==> flow/design.v <==
module ChipInterface #(parameter FRE = 25000000, parameter DEBOUNCE = FRE / 100) (
    input logic clock,
    input logic confirm,
    input logic clear,
    input logic algorithm_select_mode,
    input reset,
    input logic enter0, enter1,
    output logic [5:0] led
  );
  logic confirm_sync, clear_sync, enter0_sync, enter1_sync, algorithm_select_mode_sync;
  logic enter0_valid_press, enter1_valid_press, clear_valid_press, confirm_valid_press, algorithm_select_mode_valid_press;
  logic [11:0] password_current, password_next;
  logic [11:0] password_ref;
  logic [5:0] OTP;
  logic change_current, change_next;
  logic [31:0] cnt_current, cnt_next;
  logic [1:0] wrong_password_time_current, wrong_password_time_next;
  logic algorithm_selet_current, algorithm_selet_next;
  logic [2:0] algorithm_mode_current, algorithm_mode_next;
  password_generator password_generator_inst(
    .clock(clock),
    .reset(reset),  
    .algorithm_select(algorithm_mode_current),
    .OTP(OTP), 
    .password(password_ref));
  FF2_Synchronizer confirm_sync_ (
    .clock(clock),
    .button(confirm),
    .sync_button(confirm_sync)
  );
  FF2_Synchronizer clear_sync_ (
    .clock(clock),
    .button(clear),
    .sync_button(clear_sync)
  );
  FF2_Synchronizer enter0_sync_ (
    .clock(clock),
    .button(enter0),
    .sync_button(enter0_sync)
  );
  FF2_Synchronizer enter1_sync_ (
    .clock(clock),
    .button(enter1),
    .sync_button(enter1_sync)
  );
  FF2_Synchronizer algorithm_select_mode_sync_ (
    .clock(clock),
    .button(algorithm_select_mode),
    .sync_button(algorithm_select_mode_sync)
  );
  button_handler #(.COUNT_MAX(DEBOUNCE)) confirm_valid(.clock(clock), .reset(reset), .btn(confirm_sync), .valid_press(confirm_valid_press));
  button_handler #(.COUNT_MAX(DEBOUNCE)) clear_valid(.clock(clock), .reset(reset), .btn(clear_sync), .valid_press(clear_valid_press));
  button_handler #(.COUNT_MAX(DEBOUNCE)) enter0_valid(.clock(clock), .reset(reset), .btn(enter0_sync), .valid_press(enter0_valid_press));
  button_handler #(.COUNT_MAX(DEBOUNCE)) enter1_valid(.clock(clock), .reset(reset), .btn(enter1_sync), .valid_press(enter1_valid_press));
  button_handler #(.COUNT_MAX(DEBOUNCE)) algorithm_select_mode_valid(.clock(clock), .reset(reset), .btn(algorithm_select_mode_sync), .valid_press(algorithm_select_mode_valid_press));
  OTP_generator inst_OTP_generator(.clock(clock), .reset(reset), .change(change_current), .OTP(OTP));
  typedef enum logic [2:0] {IDLE = 3'b000, 
                            TIMEOUT = 3'b001, 
                            INPUT = 3'b010, 
                            VERIFY = 3'b011, 
                            PASS = 3'b100, 
                            FAIL = 3'b101, 
                            LOCK = 3'b110,
                            ALGO_SELECT = 3'b111} state_t;
  state_t current_state, next_state;
  always_ff @(posedge clock or posedge reset) begin 
    if(reset) begin
      current_state <= IDLE;
      password_current <= 0;
      change_current <= 0;
      wrong_password_time_current <= 0;
      algorithm_selet_current <= 0;
      algorithm_mode_current <= 0;
      cnt_current <= 0;
    end
    else begin
      current_state <= next_state;
      password_current <= password_next;
      change_current <= change_next;
      wrong_password_time_current <= wrong_password_time_next;
      algorithm_selet_current <= algorithm_selet_next;
      algorithm_mode_current <= algorithm_mode_next;
      cnt_current <= cnt_next;
    end
  end
  always_comb begin
    case(current_state)
      IDLE: begin
        wrong_password_time_next = wrong_password_time_current;
        algorithm_mode_next = algorithm_mode_current;
        if(cnt_current == 60 * FRE -1) begin
          next_state = TIMEOUT;
          password_next = 0;
          change_next = 1;
          algorithm_selet_next = 0;
          cnt_next = 0;
        end
        else if(algorithm_select_mode_valid_press) begin
            algorithm_selet_next = 1;
            next_state = INPUT;
            change_next = 0;
            password_next = 0;
            cnt_next = 0;
        end
        else if(enter0_valid_press)begin
           cnt_next = 0;
           next_state = INPUT;
           password_next = {password_current[10:0],1'b0};
           change_next = 0;
           algorithm_selet_next = 0;
        end 
        else if(enter1_valid_press)begin
           cnt_next = 0;
           next_state = INPUT;
           password_next = {password_current[10:0],1'b1};
           change_next = 0;
           algorithm_selet_next = 0;
        end 
        else begin
          cnt_next = cnt_current + 1;
          next_state = IDLE;
          password_next = 0;
          change_next = 0;
          algorithm_selet_next = 0;
        end
      end
      TIMEOUT: begin
        next_state = IDLE;
        wrong_password_time_next = wrong_password_time_current;
        cnt_next = cnt_current + 1;
        password_next = 0;
        change_next = 0;
        algorithm_selet_next = 0;
        algorithm_mode_next = algorithm_mode_current;
      end
      INPUT:begin
        wrong_password_time_next = wrong_password_time_current;
        cnt_next = 0;
        change_next = 0;
        algorithm_selet_next = algorithm_selet_current;
        algorithm_mode_next = algorithm_mode_current;
        if(confirm_valid_press) begin
           next_state = VERIFY;
           password_next = password_current;
        end
        else if(clear_valid_press) begin
           next_state = INPUT;
           password_next = 0;
        end
        else if(enter0_valid_press) begin
           next_state = INPUT;
           password_next = {password_current[10:0],1'b0};
        end 
        else if(enter1_valid_press)begin
           next_state = INPUT;
           password_next = {password_current[10:0],1'b1};
        end
        else begin
          next_state = INPUT;
          password_next = password_current;
        end
      end
      VERIFY: begin
        cnt_next = 0;
        password_next = 0;
        change_next = 0;
        algorithm_selet_next = algorithm_selet_current;
        algorithm_mode_next = algorithm_mode_current;
        if(password_current == password_ref) begin
            next_state = PASS;
            wrong_password_time_next = wrong_password_time_current;
        end
        else begin
            next_state = FAIL;
            wrong_password_time_next = wrong_password_time_current + 1;
        end
      end
      PASS: begin
        wrong_password_time_next = wrong_password_time_current;
        password_next = 0;
        algorithm_selet_next = algorithm_selet_current;
        algorithm_mode_next = algorithm_mode_current;
        if(cnt_current == 6 * FRE) begin
          if(algorithm_selet_current == 1) begin
              next_state = ALGO_SELECT;
              change_next = 0;
          end
          else begin
              next_state = IDLE;
              change_next = 1;
          end
          cnt_next = 0;
        end 
        else begin
          cnt_next = cnt_current + 1;
          next_state = PASS;
          change_next = 0;
        end
      end
      ALGO_SELECT : begin
        password_next = 0;
        cnt_next = 0;
        algorithm_selet_next = 0;
        wrong_password_time_next = wrong_password_time_current;
        if(confirm_valid_press) begin
           next_state = IDLE;
           algorithm_mode_next = algorithm_mode_current;
           change_next = 1;
        end
        else if(clear_valid_press) begin
           next_state = ALGO_SELECT;
           algorithm_mode_next = 0;
           change_next = 0;
        end
        else if(enter0_valid_press) begin
           next_state = ALGO_SELECT;
           algorithm_mode_next = {algorithm_mode_current[1:0],1'b0};
           change_next = 0;
        end 
        else if(enter1_valid_press)begin
           next_state = ALGO_SELECT;
           algorithm_mode_next = {algorithm_mode_current[1:0],1'b1};
           change_next = 0;
        end
        else begin
           next_state = ALGO_SELECT;
           algorithm_mode_next = algorithm_mode_current;
           change_next = 0;
        end
      end
      FAIL: begin
        algorithm_mode_next = algorithm_mode_current;
        wrong_password_time_next = wrong_password_time_current;
        password_next = 0;
        algorithm_selet_next = 0;
        if(cnt_current == 6 * FRE) begin
          change_next = 1;
          cnt_next = 0;
          next_state = LOCK;
        end 
        else begin
          cnt_next = cnt_current + 1;
          next_state = FAIL;
          change_next = 0;
        end
      end
      LOCK: begin
         algorithm_mode_next = algorithm_mode_current;
         cnt_next = cnt_current + 1;
         wrong_password_time_next = wrong_password_time_current;
         password_next = 0;
         algorithm_selet_next = 0;
         if(wrong_password_time_current == 1) begin
            if(cnt_current == 15 * FRE) begin
              next_state = IDLE;
              change_next = 1;
              cnt_next = 0;
            end
            else begin
              next_state = LOCK;
              change_next = 0;
            end
         end
         else if (wrong_password_time_current == 2) begin
            if(cnt_current == 30 * FRE) begin
              next_state = IDLE;
              change_next = 1;
              cnt_next = 0;
            end
            else begin
               next_state = LOCK;
              change_next = 0;
            end 
         end
         else begin
            if(cnt_current == 60 * FRE) begin
                 next_state = IDLE;
                 change_next = 1;
                 cnt_next = 0;
            end
            else begin
              next_state = LOCK;
              change_next = 0;
            end
         end
      end
    endcase
  end
  always_ff @(posedge clock or posedge reset) begin
    if(reset) led <= 6'b0;
    else if(current_state == PASS) led <= 6'b111111;
    else if(current_state == ALGO_SELECT) begin
        led <= {4'b0, algorithm_mode_current};
    end
    else if(current_state == FAIL) begin
    if ((cnt_current >= FRE*1 && cnt_current < FRE*2) || 
        (cnt_current >= FRE*3 && cnt_current < FRE*4) || 
        (cnt_current >= FRE*5 && cnt_current < FRE*6))
        led <= 6'b0; 
    else
        led <= 6'b111111; 
    end
    else if(current_state == LOCK) led <= 6'b101010;
    else led <= OTP;
  end
endmodule
module password_generator(
    input logic clock,
    input logic reset,  
    input logic [2:0] algorithm_select,
    input logic [5:0] OTP,
    output logic [11:0] password
);
  always_ff @(posedge clock or posedge reset) begin
      if(reset) begin
          password <= 0;
      end
      else begin
        case(algorithm_select)
            3'd0: password <= OTP * 2 + 1;                    
            3'd1: password <= (OTP << 2) ^ 12'hA3; 
            3'd2: password <= (OTP * 3) + (OTP >> 1);         
            3'd3: password <= ~(OTP * 5) & 12'hFFF;           
            3'd4: password <= (OTP * OTP) % 4096;             
            3'd5: password <= ((OTP << 3) - OTP) ^ 12'h3C3;   
            3'd6: password <= {OTP[2:0], OTP[5:3]} + 12'h55A; 
            3'd7: password <= (OTP * 9) & 12'hFFF;            
        endcase
      end
  end
endmodule
module OTP_generator(
    input logic clock,
    input logic change,
    input reset,
    output logic [5:0] OTP 
);
    logic [5:0] lfsr;
    always_ff @(posedge clock or posedge reset) begin
        if (reset)
            lfsr <= 6'b101101;  
        else if (change)
            lfsr <= {lfsr[4:0], lfsr[5] ^ lfsr[3]};
    end
    assign OTP = lfsr;
endmodule
module button_handler (
    input  logic clock,        
    input  logic reset,
    input  logic btn,         
    output logic valid_press  
);
    parameter COUNT_MAX = 250_000;
    logic btn_pre;
    logic [$clog2(COUNT_MAX):0] count;
    logic armed;
    always_ff @(posedge clock or posedge reset) begin
        if (reset)
            btn_pre <= 0;
        else
            btn_pre <= btn;
    end
    always_ff @(posedge clock or posedge reset) begin
        if (reset) begin
            count <= 0;
            valid_press <= 0;
            armed <= 1;
        end else begin
            valid_press <= 0;  
            if (btn && btn_pre) begin  
                if (armed) begin
                    if (count < COUNT_MAX - 1) begin
                        count <= count + 1;
                    end else begin
                        valid_press <= 1;  
                        armed <= 0;        
                        count <= 0;
                    end
                end
            end else begin
                count <= 0;
                if (!btn) 
                    armed <= 1; 
            end
        end
    end
endmodule
module FF2_Synchronizer(
  input logic clock,
  input logic button,
  output logic sync_button
);
  logic [1:0] button_dff;
  always_ff @(posedge clock) begin
    button_dff[0] <= button;
    button_dff[1] <= button_dff[0];
  end
  assign sync_button = button_dff[1];
endmodule
`default_nettype none
module my_chip (
    input logic [11:0] io_in,  
    output logic [11:0] io_out,  
    input logic clock,
    input logic reset  
);
    ChipInterface #(.FRE(25000)) chipInterface_inst(
        .clock(clock),
        .confirm(io_in[0]),
        .clear(io_in[1]),
        .algorithm_select_mode(io_in[2]),
        .reset(reset),
        .enter0(io_in[3]), 
        .enter1(io_in[4]),
        .led(io_out[5:0])
    );
    assign io_out[11:6] = 6'b0;
endmodule
* Tool chain data of my_chip *
The steps from the RTL of my_chip to its reports follow in flow order.
Lines are those of the file above, counted from 1.
Library cell names are shortened.
The mark n/a stands for no value.

set-up
  design top = my_chip
  clock = clock
  library = sky130hd
  corner = tt_025C_1v80

* Elaborated design *
Counts by Yosys on the flattened word-level netlist (proc, flatten, opt, wreduce; memories kept). Register bits leave out memories and registers merged into their read ports (data or address). Print and check cells are left out.

storage and ports
  input port bits = 14
  output and inout bits = 12
  elaborated cells = 240
  flip-flop bits (word level) = 148

cells by class
  muxes and demuxes = 113
  bitwise operators = 6
  reduce/logical cells = 23
  add/subtract/negate cells = 11
  equality and inequality tests = 37
  multiply operators = 4
  $lt $le $gt $ge = 11

operators with widths
  cell                                                                             number
  32-bit 2-to-1 mux                                                                10
  32-bit case mux with 5-bit select                                                1
  9-bit 2-to-1 mux                                                                 15
  12-bit case mux with 8-bit select                                                1
  12-bit 2-to-1 mux                                                                8
  6-bit by 6-bit multiplier with 12-bit output                                     1
  32-bit by 17-bit >= comparator with 1-bit output (second input constant)         2
  32-bit by 21-bit == test with 1-bit output (second input constant)               2
  1-bit 2-to-1 mux                                                                 49
  3-bit 2-to-1 mux                                                                 16
  9-bit by 1-bit adder with 9-bit output (second input constant)                   5
  9-bit by 8-bit less-than comparator with 1-bit output (second input constant)    5
  6-bit by 4-bit multiplier with 10-bit output (second input constant)             1
  12-bit case mux with 3-bit select                                                1
  32-bit by 1-bit adder with 32-bit output (second input constant)                 1
  32-bit by 15-bit >= comparator with 1-bit output (second input constant)         1
  32-bit by 16-bit less-than comparator with 1-bit output (second input constant)  1
  32-bit by 17-bit less-than comparator with 1-bit output (second input constant)  1
  32-bit by 18-bit less-than comparator with 1-bit output (second input constant)  1
  32-bit by 18-bit == test with 1-bit output (second input constant)               1
  32-bit by 19-bit == test with 1-bit output (second input constant)               1
  32-bit by 20-bit == test with 1-bit output (second input constant)               1
  6-bit 2-to-1 mux                                                                 5
  6-bit by 3-bit multiplier with 9-bit output (second input constant)              1
  2-bit != test (second input constant)                                            13
  3-bit == test (second input constant)                                            8
  3-bit case mux with 8-bit select                                                 1
  6-bit by 2-bit multiplier with 8-bit output (second input constant)              1

Not listed: further kinds 29, cells in them 51.

* Longest topological paths *
Depth = most cells in a row (Yosys ltp): at word level without a register or memory, in the mapped netlist without a sequential cell, where the memories' decode and read muxes count.

depth
  depth after elaboration = 8
  ABC_AREA = 0
  depth in mapped cells = 15
  mapped depth without buffers = 14

* After synthesis *
Yosys stat after the flow's synthesis: flattened, memories mapped to cells. It holds for the ABC_AREA given above (unset counts as 0); a run with the other value may have another netlist.
The area totals of this step are shown rounded.

mapped netlist
  area of sequential cells = 0.00379 mm²
  cell count = 1025
  flip-flops = 153
  cell area after synthesis = 0.00953 mm²

cell types
  cell      number
  dfrtp_1   133
  ha_1      61
  o21ai_0   93
  xnor2_1   42
  nor2_1    92
  nand2_1   87
  fa_1      16
  dfstp_2   10
  xor2_1    26
  dfxtp_1   10
  inv_1     53
  nand3_1   39
  a21oi_1   38
  a22o_1    17
  a31oi_1   23
  nand4_1   19
  nor2b_1   16
  clkbuf_1  24

Other cell types: 58; their cells: 226.
The figures by module come from a second, unflattened synthesis with its own total; it is not the netlist above.

unflattened totals
  cell total of the unflattened synthesis = 1054
  area (unflattened synthesis) = 0.01 mm²

Rows give one instance, submodules left out.

modules
  module                          area (mm²)  seq. area (mm²)  instances  cells
  ChipInterface (FRE=25000)       0.00392     0.00163          1          432
  button_handler (COUNT_MAX=250)  0.000581    0.000302         5          55
  password_generator              0.0027      0.0003           1          314
  OTP_generator                   0.000263    0.000155         1          16
  FF2_Synchronizer                0.00004     0.00004          5          2
  my_chip                         0.0000488   0                1          7

* Path before layout *
OpenSTA on the mapped netlist: ideal clock, no wires. The path of least setup slack (recovery checks aside). Input and output delay are each 20% of the period. Register names are those of the netlist, which keeps one name where synthesis merged equal registers.

timing path post-synthesis
  kind = register to register
  start = reg chipInterface_inst.inst_OTP_generator.lfsr[2]
  end = reg chipInterface_inst.password_generator_inst.password[7]
  launch time at the first pin = 0 ps
  stages on the path = 13
  path delay = 3973 ps
  required time = 9861 ps
  data arrival time = 3834 ps
  setup slack = 6028 ps
  library setup time = 139 ps
  period = 10000 ps
  path buffers = 0
  synthesis period reached = 3972 ps

"path delay" = arrival - input delay + setup time.
"stages on the path": output pins that drive a net of the path, with the launching flip-flop's if there is one; two outputs of one cell count as two.
"synthesis period reached" = period - worst setup slack (recovery checks aside). The figure is calculated, with input and output delays left at 20% of the set period.
The rows between start and end are the longest chain of elaborated cells between them; the timing report does not say that the signal goes this way. Where chains are equally long, one stands for them.
Each line given opens the expression or statement behind the cell; cells for indexed reads and writes are added by Yosys, which also makes memories of some case tables.
A register here has more assigning lines than the two given.

on the way, post-synthesis
  path through = dfstp_2 ha_1 inv_1 fa_1 fa_1 inv_1 fa_1 ha_1 a21o_1 a21oi_1 xnor2_1 o21ai_0 or4_1
  cells in the longest elaborated chain = 3
  elaborated cells between the ends (all ways) = 11
  those cells by class = 4 x add/sub; 4 x mul; 1 x mux; 2 x logic

RTL lines, path post-synthesis
  what                                         RTL line  text
  from (decl)                                  338       logic [5:0] lfsr;
  from (assign)                                341       lfsr <= 6'b101101;
  from (assign)                                343       lfsr <= {lfsr[4:0], lfsr[5] ^ lfsr[3]};
  6-bit by 2-bit multiplier with 8-bit output  322       3'd2: password <= (OTP * 3) + (OTP >> 1);
  8-bit by 5-bit adder with 9-bit output       322
  12-bit case mux with 8-bit select            319       case(algorithm_select)
  to (assign)                                  320       3'd0: password <= OTP * 2 + 1;
  to (assign)                                  321       3'd1: password <= (OTP << 2) ^ 12'hA3;
  to (decl)                                    312       output logic [11:0] password

* Timing after layout *
From the final timing report of run 1: the path of least setup slack in the routed layout; clock arrival at registers is part of the times.
The report prints the path's times to 10 ps; the period is as set.

timing path after layout
  kind = register to register
  start = reg chipInterface_inst.inst_OTP_generator.lfsr[2]
  end = reg chipInterface_inst.password_generator_inst.password[6]
  path buffers = 0
  library setup time = 290 ps
  setup slack = 5010 ps
  period = 10000 ps
  required time = 10170 ps
  stages on the path = 12
  data arrival time = 5150 ps
  launch time at the first pin = 460 ps

The rows between start and end are the longest chain of elaborated cells between them; the timing report does not say that the signal goes this way. Where chains are equally long, one stands for them.
A register here has more assigning lines than the two given.

on the way, after layout
  path through = dfstp_2 ha_1 inv_1 fa_1 fa_1 inv_1 fa_1 ha_1 a31o_2 or2_2 a311oi_1 o221ai_1
  cells in the longest elaborated chain = 3
  elaborated cells between the ends (all ways) = 11
  those cells by class = 4 x add/sub; 4 x mul; 1 x mux; 2 x logic

RTL lines, path after layout
  what                                         RTL line  text
  from (decl)                                  338       logic [5:0] lfsr;
  from (assign)                                341       lfsr <= 6'b101101;
  from (assign)                                343       lfsr <= {lfsr[4:0], lfsr[5] ^ lfsr[3]};
  6-bit by 2-bit multiplier with 8-bit output  322       3'd2: password <= (OTP * 3) + (OTP >> 1);
  8-bit by 5-bit adder with 9-bit output       322
  12-bit case mux with 8-bit select            319       case(algorithm_select)
  to (assign)                                  320       3'd0: password <= OTP * 2 + 1;
  to (assign)                                  321       3'd1: password <= (OTP << 2) ^ 12'hA3;
  to (decl)                                    312       output logic [11:0] password

Add stored flow runs of my_chip

Module my_chip, platform sky130hd: 3 stored runs of the flow (Yosys, OpenROAD) with differing settings, in no particular order. Input and output delays are each 20% of the period that was set; the output load is 0.01 pF.
"reached clock period" = clock period - worst setup slack. The figure is calculated, with input and output delays left at 20% of the set period.
"worst path time" means the part of the period allowed to the worst setup path (the constraints hold back 20% at inputs and 20% at outputs) less its slack; where the path has registers, the arrival times of their clocks count too.
By "power consumption" is meant OpenSTA's value without simulated activity: inputs other than the clock are taken to toggle once in ten clock periods, and the tool carries that through the logic.
"worst path time" is given in steps of 10 ps.
The results are shown rounded.
A setting shown as -- is not set for that run.
Results: -- = not shown.

setting or result                       run 1                 run 2  run 3
ABC_AREA                                0                     0      --
CAP_MARGIN                              35                    15     20
CELL_PAD_IN_SITES_DETAIL_PLACEMENT      2                     2      --
CELL_PAD_IN_SITES_GLOBAL_PLACEMENT      2                     2      --
CORE_ASPECT_RATIO                       0.51                  0.8    --
CORE_MARGIN                             4                     9      2
CORE_UTILIZATION                        17                    48     40
GPL_TIMING_DRIVEN                       0                     0      --
HOLD_SLACK_MARGIN                       0.02                  0.18   --
MAX_ROUTING_LAYER                       met4                  met4   --
MIN_ROUTING_LAYER                       met2                  met2   --
PLACE_DENSITY_LB_ADDON                  0.22                  0.2    --
SETUP_SLACK_MARGIN                      -0.58                 --     --
SLEW_MARGIN                             5                     30     20
TNS_END_PERCENT                         45                    95     --
period_ns                               10.0                  3.09   7.26
GPL_ROUTABILITY_DRIVEN                  --                    0      --
standard-cell area after routing (mm²)  0.0113                --     0.0104
setup TNS (ps)                          0                     --     0
worst path time (ps)                    4990                  --     4600
class of the worst setup path           register to register  --     register to register
post-route worst hold slack (ps)        329                   --     328
worst setup slack after layout (ps)     5010                  --     2660
Yosys chip area after synthesis (mm²)   0.00953               --     0.00953
die size (mm²)                          0.0601                --     0.0251
utilization (%)                         20.5                  --     44.6
reached clock period (ps)               4988                  --     4604
power consumption (W)                   0.00135               --     0.00178

Run 2: no results, clock tree synthesis failed with DPL-0033
